==> flow/design.v <==
module ArithUnit
(input[31:0] inpa,	input[31:0] inpb, input cin, input addsub, input carryop,	output[31:0] outp, output cout, output overflow);
	wire [32:0] temp;
  assign temp = addsub ? inpa+inpb+(carryop ? cin : 0) : inpa-inpb-(carryop? (cin ? 0 : 1) : 0);
  assign cout = temp[32];
  assign outp = temp[31:0];
  assign overflow = (inpa[31]^outp[31])&(inpb[31]^outp[31]);
endmodule
module ALUopdecoder(
 input[3:0] instop,
 output reg[2:0] aluop);
	always @ (*)
		case(instop)
		0 : aluop='b011;
		1 : aluop='b111;
		2 : aluop='b000;
		4 : aluop='b001;
		5 : aluop='b101;
		6 : aluop='b100;
		10 : aluop='b000;
		12 : aluop='b010;
		13 : aluop='b001;
		default : aluop='b000;
		endcase
endmodule 
module LogicUnit
(input[31:0] inpa, input[31:0] inpb, input andor, input xorop, output[31:0] outp);
  assign outp = xorop ? inpa^inpb : andor ? inpa&inpb : inpa|inpb;
endmodule
module ALU32bit
(input[31:0] inpa,	input[31:0] inpb,	input cin, input[2:0] aluop,	output[31:0] result, output negative, output zero, output cout, output overflow);
  wire[31:0] resultl;
  wire[31:0] resulta;
  wire carrya, overflowa;
  wire carryl = cin;
  wire overflowl = 1'b0; 
  wire al = aluop[1];  
  LogicUnit logicop(inpa,	inpb,	aluop[0], aluop[2],	resultl);
  ArithUnit arithop(inpa,	inpb,	cin, aluop[0], aluop[2],	resulta, carrya, overflowa);
  assign result = al ? resultl : resulta;
  assign negative = result[31];
  assign zero = (result=='h00000000) ? 'b1 : 'b0; 
  assign cout = al ? carryl : carrya;
  assign overflow = al ? overflowl : overflowa;
endmodule
module signalcontrol(
	input[11:0] flags,
	input zero,
	output reg [2:0] total,  
	output reg [19:0] s2,
	output reg [19:0] s3,
	output reg [19:0] s4);
 always @ (*) begin
  if((flags[11]&flags[10]&flags[9])||(flags[8]^zero)) begin
   if(flags[7]) begin  
    if(~flags[4]) begin  
    s2=20'b00010110001001000100;
    s3=20'b00000000000000000000;
    s4=20'b00000000000000000000;
    total=2;
    end
   else begin  
    s2=20'b00011001001001000100;
    s3=20'b00010101000000000000;
    s4=20'b00000000000000000000;
    total=3;
   end
  end
  else if(flags[6]) begin  
   s2={10'b0001010101,(flags[5]==1 ? 2'b11 : 2'b10),(flags[3]==1 ? 4'b0100 : 4'b0010), 3'b001, (flags[0]==1 ? 1'b0 : 1'b1)};
   if(~flags[0]) begin  
    s3=20'b10000000000000000000;
    s4=20'b00000000000000000000;
    total=3;
   end
   else begin  
    s3=20'b00100000000000000000;
    s4=20'b00010000000000000000;
    total=4;
   end 
  end
  else  
   case(flags[4:1])
    10 : begin  
    s2={10'b0001010101, (flags[5]==1 ? 2'b10 : 2'b11), 8'b00101000};
    s3=20'b00000000000000000000;
    s4=20'b00000000000000000000;
    total=2;
    end
    13 : begin  
    s2={10'b0001010110, (flags[5]==1 ? 2'b10 : 2'b11), 4'b0100 ,flags[0], 3'b000};
    s3=20'b00010001000000000000;
    s4=20'b00000000000000000000;
    total=3; 
    end
    default : begin  
     s2={10'b0001010101, (flags[5]==1 ? 2'b10 : 2'b11), flags[4:0], 3'b000};
     s3=20'b00010001000000000000;
     s4=20'b00000000000000000000;
     total=3;
    end
   endcase
  end
  else begin  
   s2=20'b00010101000000000000;
   s3=20'b00000000000000000000;
   s4=20'b00000000000000000000;
   total=2;
  end
 end
endmodule 
module oneAdder(
	input clk,  
	input reset,  
	input [2:0] current, 
	output reg[2:0] regout);
	wire last;
	assign last=current==regout;
	always @ (posedge clk)
	if(reset)
		regout<='b000;
	else if(last)
		regout<='b000;
	else
		regout<=regout+'b001;	
endmodule
module signalunit
	(input clk, 
	 input reset,  
	 input[11:0] flags,  
	 input zero,
	 output Mwrite,  
	 output IRwrite, 
	 output Mread,  
	 output regwrite,  
	 output[1:0] regdst,  
	 output[1:0] regsrc,  
	 output[1:0] ALUsrcA,  
	 output[1:0] ALUsrcB,  
	 output[3:0] ALUop,  
	 output NZCVwrite,  
	 output [1:0] immsrc,  
	 output regbdst);  
  wire [19:0] s [7:0];  
  assign s[5] = 20'b0;
  assign s[6] = 20'b0;
  assign s[7] = 20'b0;
  assign s[0] = 20'b01110110000101000000;  
  assign s[1] = 20'b00000000000000100000;  
  wire [2:0] total;  
  wire [2:0] step;  
  oneAdder Step(.clk (clk), .reset (reset), .current (total), .regout (step));  
  signalcontrol bringSignal(  
	.flags (flags),
	.zero (zero),
	.total (total),
	.s2 (s[2]),  
	.s3 (s[3]),  
	.s4 (s[4]));    
  assign Mwrite=s[step][19];  
  assign IRwrite=s[step][18];  
  assign Mread=s[step][17];  
  assign regwrite=s[step][16];  
  assign regdst=s[step][15:14];  
  assign regsrc=s[step][13:12];  
  assign ALUsrcA=s[step][11:10];  
  assign ALUsrcB=s[step][9:8];  
  assign ALUop=s[step][7:4];  
  assign NZCVwrite=s[step][3];  
  assign immsrc=s[step][2:1];  
  assign regbdst=s[step][0];  
endmodule
 module signextmux(
	 input [23:0] in,
	 input [1:0] select,
	 output reg[31:0] extVal);
	integer i;
	always @ (*) begin
	case(select)
	0 : begin
		extVal[7:0]=in[7:0];
		for(i=8;i<32;i=i+1) extVal[i]=in[7];
		end
	1 : begin
		extVal[11:0]=in[11:0];
		for(i=12;i<32;i=i+1) extVal[i]='b0;
		end
	2 : begin
		extVal[1:0]=2'b00;
		extVal[25:2]=in[23:0];
		for(i=26;i<32;i=i+1) extVal[i]=in[23];
		end
	default : extVal='h00000000;
	endcase
	end
endmodule
module register_1bit(
	input regin,
	input clk,
	input write,
	input reset,
	output reg regout);
	always @ (posedge clk)
	if(reset) begin
		regout<=0;
	end
	else if(write) begin
		regout<=regin;
	end
endmodule
module register(
	input[31:0] regin,
	input clk,
	input write,
	input reset,
	output reg[31:0] regout);
	always @ (posedge clk)
	if(reset)
		regout<='h0000;
	else if(write)
		regout<=regin;
endmodule
module decoder_4to16(
	input[3:0] in,
	output reg[15:0] out);
	always @ (*)
	case(in)
	0 : out='h0001;
	1 : out='h0002;
	2 : out='h0004;
	3 : out='h0008;
	4 : out='h0010;
	5 : out='h0020;
	6 : out='h0040;
	7 : out='h0080;
	8 : out='h0100;
	9 : out='h0200;
   10 : out='h0400;
   11 : out='h0800;
   12 : out='h1000;
   13 : out='h2000;
   14 : out='h4000;
   15 : out='h8000;
    endcase
endmodule
module registerfile(
	input[3:0] reg1,
	input[3:0] reg2,
	input[3:0] regdst,
	input[31:0] regsrc,
	input clk,
	input reset,
	input we,  
	output[31:0] out1,
	output[31:0] out2,
	output[31:0] pc);
	wire[15:0] write;  
	wire[31:0] registers [15:0];  
	decoder_4to16 selecter(.in (regdst), .out (write));  
	register register0 (.regin (regsrc), .write (write[0]&we), .clk (clk), .reset (reset), .regout (registers[0]));
	register register1 (.regin (regsrc), .write (write[1]&we), .clk (clk), .reset (reset), .regout (registers[1]));
	register register2 (.regin (regsrc), .write (write[2]&we), .clk (clk), .reset (reset), .regout (registers[2]));
	register register3 (.regin (regsrc), .write (write[3]&we), .clk (clk), .reset (reset), .regout (registers[3]));
	register register4 (.regin (regsrc), .write (write[4]&we), .clk (clk), .reset (reset), .regout (registers[4]));
	register register5 (.regin (regsrc), .write (write[5]&we), .clk (clk), .reset (reset), .regout (registers[5]));
	register register6 (.regin (regsrc), .write (write[6]&we), .clk (clk), .reset (reset), .regout (registers[6]));
	register register7 (.regin (regsrc), .write (write[7]&we), .clk (clk), .reset (reset), .regout (registers[7]));
	register register8 (.regin (regsrc), .write (write[8]&we), .clk (clk), .reset (reset), .regout (registers[8]));
	register register9 (.regin (regsrc), .write (write[9]&we), .clk (clk), .reset (reset), .regout (registers[9]));
	register register10 (.regin (regsrc), .write (write[10]&we), .clk (clk), .reset (reset), .regout (registers[10]));
	register register11 (.regin (regsrc), .write (write[11]&we), .clk (clk), .reset (reset), .regout (registers[11]));
	register register12 (.regin (regsrc), .write (write[12]&we), .clk (clk), .reset (reset), .regout (registers[12]));
	register register13 (.regin (regsrc), .write (write[13]&we), .clk (clk), .reset (reset), .regout (registers[13]));
	register register14 (.regin (regsrc), .write (write[14]&we), .clk (clk), .reset (reset), .regout (registers[14]));
	register register15 (.regin (regsrc), .write (write[15]&we), .clk (clk), .reset (reset), .regout (registers[15]));
	assign out1=registers[reg1];
	assign out2=registers[reg2];
	assign pc=registers[15];
endmodule
module armreduced(
	input clk,
	input reset,
	output[31:0] pc,
	input[31:0] inst,
	input nIRQ,
	output [3:0] be,
	output[31:0] memaddr,
	output memwrite,
	output memread,
	output[31:0] writedata,
	input[31:0] readdata);
  wire IRwrite,regwrite,NZCVwrite;
  wire [1:0] regdst,regsrc,ALUsrcA,immsrc,ALUsrcB;
  wire [2:0] ALUop;
  wire [3:0] instop;
  wire regBdst;
  wire[31:0] imm;
  wire [3:0] ALUflags;
  wire [31:0] ALUresult,readA,readB;
  wire [3:0] RFdst [2:0]; 
  wire [31:0] RFsrc [3:0];
  wire [31:0] ALUnum1 [2:0];
  wire [31:0] ALUnum2 [3:0];
  wire [3:0] regBread [1:0];
  assign be = 4'b1111;
  wire[31:0] A,B,instructions,mdr,ALUout;
  reg n,v;
  wire z,c;
  register MDR(.regin (readdata), .write ('b1), .clk (clk), .reset (reset), .regout (mdr));
  register ALUoutRegister(.regin (ALUresult), .write ('b1), .clk (clk), .reset (reset), .regout (ALUout));
  register A_Register(.regin (readA), .write ('b1), .clk (clk), .reset (reset), .regout (A));
  register B_Register(.regin (readB), .write ('b1), .clk (clk), .reset (reset), .regout (B));
  register InstructionRegister(.regin (inst), .write (IRwrite), .clk (clk), .reset (reset), .regout (instructions));
  register_1bit Z(.regin (ALUflags[2]), .reset (reset), .clk (clk), .write (NZCVwrite), .regout (z));
  register_1bit C(.regin (ALUflags[1]), .reset (reset), .clk (clk), .write (NZCVwrite), .regout (c));
	assign RFdst[0]=instructions[15:12];  
	assign RFdst[1]=4'b1111;  
	assign RFdst[2]=4'b1110;  
	assign RFsrc[0]=mdr; 
	assign RFsrc[1]=ALUout;  
	assign RFsrc[2]=ALUresult;  
	assign RFsrc[3]=B;  
	assign regBread[0]=instructions[3:0];
	assign regBread[1]=instructions[15:12];
	assign ALUnum1[0]=pc;
	assign ALUnum1[1]=A;
	assign ALUnum1[2]='h00000000;
	assign ALUnum2[0]='h00000004;
	assign ALUnum2[1]='h00000008;
	assign ALUnum2[2]=imm;
	assign ALUnum2[3]=B<<instructions[11:7];
	assign writedata=B;
	assign memaddr=ALUout;
	signalunit SignalControl(
		.clk (clk),
		.reset (reset),
		.flags (instructions[31:20]),
		.zero (z),
		.Mwrite (memwrite),
		.IRwrite (IRwrite),
		.Mread (memread),
		.regwrite (regwrite),
		.regdst (regdst),
		.regsrc (regsrc),
		.ALUsrcA (ALUsrcA),
		.ALUsrcB (ALUsrcB),
		.ALUop (instop),
		.NZCVwrite (NZCVwrite),
		.immsrc (immsrc),
		.regbdst (regBdst));  
	registerfile RegisterFile(
		.reg1 (instructions[19:16]),
		.reg2 (regBread[regBdst]),
		.regdst (RFdst[regdst]),
		.regsrc (RFsrc[regsrc]),
		.clk (clk),
		.reset (reset),
		.we (regwrite),
		.out1 (readA),
		.out2 (readB),
		.pc (pc));
	signextmux Immidiate(instructions[23:0],immsrc,imm);
	ALUopdecoder ALUopDecoder(
		.instop (instop),
		.aluop (ALUop));
	ALU32bit ALU(
		.inpa (ALUnum1[ALUsrcA]),
		.inpb (ALUnum2[ALUsrcB]),
		.cin (c),
		.aluop (ALUop),
		.result (ALUresult),
		.negative (ALUflags[3]),
		.zero (ALUflags[2]),
		.cout (ALUflags[1]),
		.overflow (ALUflags[0]));
endmodule
### Step by step through the tools: armreduced

What the tools print for armreduced, step after step.
Lines are those of the file above, counted from 1.
Cell names lack the library's common part.
Not given: --

| design | value |
|---|---|
| top | armreduced |
| clock port | clk |
| standard-cell library | sky130hd |
| corner | tt_025C_1v80 |

### After elaboration

Source: Yosys, flattened and elaborated. Widths are those after wreduce. Registers that Yosys merges into a memory's read port (data or address) are not register bits. Print and check cells do not count. Equal cells are merged and count once.
Yosys's memory passes give these memory sizes; they may raise the number of words (mostly to a power of two), join words into wider ones and drop unused or constant bits.

| word-level totals | value |
|---|---|
| memory bits (read-only) | 304 |
| memory cells | 2 |
| output and inout port bits | 102 |
| register bits | 677 |

Memory list:

| memory | words | width | rd ports | write ports | line | RTL |
|---|---|---|---|---|---|---|
| (name not given) | 16 | 16 | 1 | 0 | 227 | `case(in)` |
| (name not given) | 16 | 3 | 1 | 0 | 13 | `case(instop)` |

| operators by class | value |
|---|---|
| shift-type cells | 1 |
| muxes and demuxes | 61 |
| bitwise logic cells | 24 |
| add/sub/neg operators | 5 |
| reduce/logical cells | 15 |
| equality and inequality tests | 52 |

Operators by type and width:

| operator | count |
|---|---|
| parallel mux 32 bit (select 16 bit) | 2 |
| parallel mux 32 bit (select 4 bit) | 2 |
| parallel mux 20 bit (select 6 bit) | 1 |
| 2-to-1 mux 20 bit | 6 |
| parallel mux 32 bit (select 3 bit) | 1 |
| 2-to-1 mux 32 bit | 3 |
| 2-to-1 mux 17 bit | 5 |
| equality test 4 bit with constant B | 18 |
| adder 32 x 32 -> 33 bit | 1 |
| subtractor 32 x 32 -> 33 bit | 1 |
| adder 33 x 1 -> 33 bit | 1 |
| subtractor 33 x 1 -> 33 bit | 1 |
| 2-to-1 mux 33 bit | 1 |
| bitwise AND 32 bit | 1 |
| bitwise OR 32 bit | 1 |
| bitwise XOR 32 bit | 1 |
| left shift 32 x 5 -> 32 bit | 1 |
| zero test 32 bit | 1 |
| equality test 4 x 3 -> 1 bit with constant B | 8 |
| 2-to-1 mux 16 bit | 2 |
| parallel mux 1 bit (select 2 bit) | 15 |
| parallel mux 12 bit (select 2 bit) | 1 |
| bitwise AND 1 bit | 18 |
| equality test 4 x 2 -> 1 bit with constant B | 4 |
| 2-to-1 mux 3 bit | 5 |
| equality test 2 bit with constant B | 7 |
| equality test 3 bit with constant B | 4 |
| parallel mux 6 bit (select 2 bit) | 1 |

Other operator kinds: 21; their cells: 45.

### Depth

Longest topological path by Yosys (ltp), each cell counted once; first at word level (registers and memories cut), then after technology mapping (sequential cells cut; the memories' decode and read muxes count).

| depth | value |
|---|---|
| depth after elaboration | 16 |
| ABC_AREA | 0 |
| gate-level depth with buffers | 32 |

### Synthesis result

The flow's flattened synthesis, as Yosys stat reports it; memories are mapped. The netlist is that of the ABC_AREA named above (0 if unset); the other value can give another one.

Cells by type:

| cell type | count | area in all (sq um) |
|---|---|---|
| dfxtp_1 | 677 | 1.36E+04 |
| nand2_1 | 794 | 2.98E+03 |
| a21oi_1 | 530 | 2.65E+03 |
| a22oi_1 | 345 | 2.59E+03 |
| nor2_1 | 507 | 1.9E+03 |
| ha_1 | 133 | 1.66E+03 |
| a211oi_1 | 188 | 1.41E+03 |
| clkbuf_1 | 280 | 1.05E+03 |
| a22o_1 | 85 | 744.464 |
| o21ai_0 | 121 | 605.581 |
| nand4_1 | 90 | 563.04 |
| nand3b_1 | 72 | 540.518 |
| a221oi_1 | 60 | 525.504 |
| nor3_1 | 97 | 485.466 |
| inv_1 | 118 | 442.925 |
| mux2i_1 | 42 | 420.403 |
| buf_2 | 83 | 415.398 |
| nand3_1 | 79 | 395.379 |

Other cell types: 79; their cells: 580.

| synthesis totals | value |
|---|---|
| cells in the netlist | 4881 |
| buffers | 408 |
| flip-flop cells | 677 |
| chip area (Yosys) | 37637.3 sq um |

By module: a second synthesis without flattening, with its own total; a netlist apart from the flattened one above.

| second synthesis, totals | value |
|---|---|
| cell total of the unflattened synthesis | 5062 |
| area total of the unflattened synthesis | 45010.7 sq um |

Rows give one instance, submodules left out.

Modules:

| module | cells | seq. area (sq um) | times used | area (sq um) |
|---|---|---|---|---|
| register | 103 | 640.6 | 21 | 1163.6 |
| registerfile | 1255 | 0.0 | 1 | 8266.7 |
| ArithUnit | 660 | 0.0 | 1 | 4391.7 |
| armreduced | 384 | 0.0 | 1 | 3313.2 |
| LogicUnit | 270 | 0.0 | 1 | 1976.9 |
| signalcontrol | 90 | 0.0 | 1 | 631.9 |
| signalunit | 69 | 0.0 | 1 | 574.3 |
| ALU32bit | 63 | 0.0 | 1 | 559.3 |
| signextmux | 60 | 0.0 | 1 | 360.3 |
| decoder_4to16 | 20 | 0.0 | 1 | 226.5 |
| oneAdder | 12 | 60.1 | 1 | 137.6 |
| ALUopdecoder | 10 | 0.0 | 1 | 68.8 |
| register_1bit | 3 | 20.0 | 2 | 33.8 |

### Timing after synthesis

OpenSTA on the mapped netlist: ideal clock, no wires. The path of least setup slack (recovery checks aside). Input and output delay are each 20% of the period. Register names are those of the netlist, which keeps one name where synthesis merged equal registers.

| timing post-synthesis | value |
|---|---|
| path kind | register -> register |
| from | reg SignalControl.Step.regout[1] |
| to | reg RegisterFile.register4.regout[22] |
| path buffers | 4 |
| required time | 11.871 ns |
| data arrival time | 6.031 ns |
| launch time at the first pin | 0.000 ns |
| stages on the path | 29 |
| setup time | 0.129 ns |
| path delay | 6.160 ns |
| clock period | 12.0 ns |
| path slack | 5.840 ns |
| synthesis period reached | 6.16 ns |

"path delay" = arrival - input delay + setup time.
"stages on the path": output pins that drive a net of the path, with the launching flip-flop's if there is one; two outputs of one cell count as two.
"synthesis period reached" is the clock period less the worst setup slack; recovery checks do not enter. This is arithmetic on one report: input and output delays are still those of the set period (20% each).
Between the ends stands the longest chain of elaborated cells between them, by number of cells; it is not shown to be the way that was timed. Of several equally long chains one is given.
A line is the first line of the expression or statement that the cell stems from. Yosys adds cells for indexed reads and writes and turns some case tables into memories.
At most two assigning lines are given for a register; there are more.

| between the ends, post-synthesis | value |
|---|---|
| cell sequence | dfxtp_1 -> inv_1 -> ha_1 -> nor3_1 -> buf_2 -> a211oi_1 -> nand4_1 -> ha_1 -> o2111ai_1 -> o211ai_1 -> o21ai_0 -> buf_2 -> buf_4 -> nor2_1 -> fa_1 -> fa_1 -> nor3b_1 -> o21ai_1 -> o221ai_1 -> o211a_1 -> a31oi_2 -> xnor2_1 -> nor2_1 -> a311oi_1 -> nand2_1 -> o211ai_1 -> a21o_1 -> clkbuf_1 -> o21ai_0 |
| cells in the longest elaborated chain | 12 |

RTL lines, path post-synthesis:

| element | line | RTL |
|---|---|---|
| start: declaration | 116 | `output reg[2:0] regout);` |
| start: assignment | 121 | `regout<='b000;` |
| start: assignment | 125 | `regout<=regout+'b001;` |
| equality test 3 bit | 170 | `assign immsrc=s[step][2:1];` |
| OR reduction 3 bit | -- |  |
| parallel mux 20 bit (select 6 bit) | 170 |  |
| equality test 2 x 1 -> 1 bit | 179 | `case(select)` |
| OR reduction 2 bit | -- |  |
| 2-to-1 mux 2 bit | 179 |  |
| parallel mux 32 bit (select 4 bit) | 368 | `.inpb (ALUnum2[ALUsrcB]),` |
| subtractor 32 x 32 -> 33 bit | 4 | `assign temp = addsub ? inpa+inpb+(carryop ? cin : 0) : inpa-inpb-(carryop? (cin ? 0 : 1) : 0);` |
| subtractor 33 x 1 -> 33 bit | 4 |  |
| 2-to-1 mux 33 bit | 4 |  |
| 2-to-1 mux 32 bit | 40 | `assign result = al ? resultl : resulta;` |
| parallel mux 32 bit (select 4 bit) | 355 | `.regsrc (RFsrc[regsrc]),` |
| end: assignment | 219 | `regout<='h0000;` |
| end: assignment | 221 | `regout<=regin;` |
| end: declaration | 216 | `output reg[31:0] regout);` |

### Worst path after layout

From the final timing report of record 2: the path of least setup slack in the routed layout; clock arrival at registers is part of the times.

| timing after layout | value |
|---|---|
| path kind | register -> register |
| from | reg SignalControl.Step.regout[1] |
| to | reg RegisterFile.register6.regout[30] |
| path slack | 1.75 ns |
| stages on the path | 24 |
| clock period | 9.7 ns |
| required time | 10.28 ns |
| setup time | 0.08 ns |
| data arrival time | 8.53 ns |
| launch time at the first pin | 0.66 ns |
| path buffers | 1 |

Between the ends stands the longest chain of elaborated cells between them, by number of cells; it is not shown to be the way that was timed. Of several equally long chains one is given.
At most two assigning lines are given for a register; there are more.

| between the ends, after layout | value |
|---|---|
| cell sequence | dfxtp_1 -> inv_1 -> ha_1 -> or3_2 -> o211ai_2 -> nor3_1 -> ha_1 -> nor2b_2 -> buf_4 -> a22o_1 -> ha_1 -> ha_1 -> nand4_1 -> nor2_1 -> nand2_1 -> o211a_1 -> a31oi_2 -> a31oi_1 -> xnor2_1 -> o221ai_1 -> o211ai_1 -> o21a_1 -> nand2_1 -> a21oi_1 |
| cells in the longest elaborated chain | 12 |

RTL lines, path after layout:

| element | line | RTL |
|---|---|---|
| start: declaration | 116 | `output reg[2:0] regout);` |
| start: assignment | 121 | `regout<='b000;` |
| start: assignment | 125 | `regout<=regout+'b001;` |
| equality test 3 bit | 170 | `assign immsrc=s[step][2:1];` |
| OR reduction 3 bit | -- |  |
| parallel mux 20 bit (select 6 bit) | 170 |  |
| equality test 2 x 1 -> 1 bit | 179 | `case(select)` |
| OR reduction 2 bit | -- |  |
| 2-to-1 mux 2 bit | 179 |  |
| parallel mux 32 bit (select 4 bit) | 368 | `.inpb (ALUnum2[ALUsrcB]),` |
| subtractor 32 x 32 -> 33 bit | 4 | `assign temp = addsub ? inpa+inpb+(carryop ? cin : 0) : inpa-inpb-(carryop? (cin ? 0 : 1) : 0);` |
| subtractor 33 x 1 -> 33 bit | 4 |  |
| 2-to-1 mux 33 bit | 4 |  |
| 2-to-1 mux 32 bit | 40 | `assign result = al ? resultl : resulta;` |
| parallel mux 32 bit (select 4 bit) | 355 | `.regsrc (RFsrc[regsrc]),` |
| end: assignment | 219 | `regout<='h0000;` |
| end: assignment | 221 | `regout<=regin;` |
| end: declaration | 216 | `output reg[31:0] regout);` |

Measured results for armreduced: 5 stored runs of the Yosys and OpenROAD flow on sky130hd. The settings differ; the order carries no meaning. The constraints put input and output delay at 20% of the set period each and load the outputs with 0.01 pF.
"period reached" means the clock period less the worst setup slack. The figure is calculated, with input and output delays left at 20% of the set period.
"critical setup path time" is the time allowed to the run's worst setup path (the clock period less input and output delay, where it has them) less its slack. Clock arrival times count: a late capture clock shortens it, a late launch clock lengthens it.
"total power after layout" rests on the timing tool's default activity at the inputs, not on a simulated workload.
Settings: . = not set for that run.
Among the results, . means that no value is shown for the run.

| stored run | ABC_AREA | CELL_PAD_IN_SITES_GLOBAL_PLACEMENT | CORE_MARGIN | CORE_UTILIZATION | CTS_CLUSTER_DIAMETER | MAX_ROUTING_LAYER | PLACE_DENSITY_LB_ADDON | SETUP_SLACK_MARGIN | period_ns | CAP_MARGIN | SLEW_MARGIN | GPL_ROUTABILITY_DRIVEN | GPL_TIMING_DRIVEN | MIN_ROUTING_LAYER | PLACE_DENSITY | CELL_PAD_IN_SITES_DETAIL_PLACEMENT | CORE_ASPECT_RATIO | TNS_END_PERCENT | area of the standard cells in the finished layout (sq um) | setup total negative slack (ns) | full die area (sq um) | final design utilization | area of the synthesized netlist (sq um) | worst hold slack in the final report (ns) | total power after layout (mW) | worst setup slack after layout (ns) | critical setup path time (ns) | worst setup path type | period reached (ns) |
|---|---|---|---|---|---|---|---|---|---|---|---|---|---|---|---|---|---|---|---|---|---|---|---|---|---|---|---|---|---|
| record 1 | 0 | 3 | 6 | 44 | 289 | met4 | 0.24 | -0.76 | 7.84 | 20 | 20 | . | . | . | . | . | . | . | . | . | . | . | . | . | . | . | . | . | . |
| record 2 | 0 | . | 2 | 22 | . | met5 | . | -0.5 | 9.7 | 40 | 20 | 0 | 1 | met1 | 0.59 | . | . | . | 44477.7 | 0.000 | 174402.0 | 0.262 | 37637.3 | 0.473 | 13.832 | 1.752 | 7.95 | register -> register | 7.948 |
| record 3 | 0 | 0 | 3 | 23 | . | met5 | . | . | 6.4 | 10 | 25 | 1 | . | . | 0.52 | 2 | 0.55 | . | 46992.6 | 0.000 | 168750.0 | 0.291 | 37637.3 | 0.481 | 24.078 | 0.016 | 6.38 | register -> register | 6.384 |
| record 4 | 1 | 0 | 3 | 23 | . | met5 | . | . | 6.4 | 10 | 20 | 1 | . | . | 0.52 | . | 0.55 | . | 47926.0 | 0.000 | 183523.0 | 0.272 | 40984.3 | 0.481 | 25.396 | 0.185 | 6.22 | register -> register | 6.215 |
| record 5 | 1 | 0 | 3 | 23 | . | met4 | . | . | 6.4 | 10 | 25 | 1 | . | . | 0.52 | 2 | 0.55 | 30 | 48551.6 | 0.000 | 183523.0 | 0.275 | 40984.3 | 0.496 | 27.173 | 0.079 | 6.32 | register -> register | 6.321 |

Record 1: did not finish, placement stopped with FLW-0024
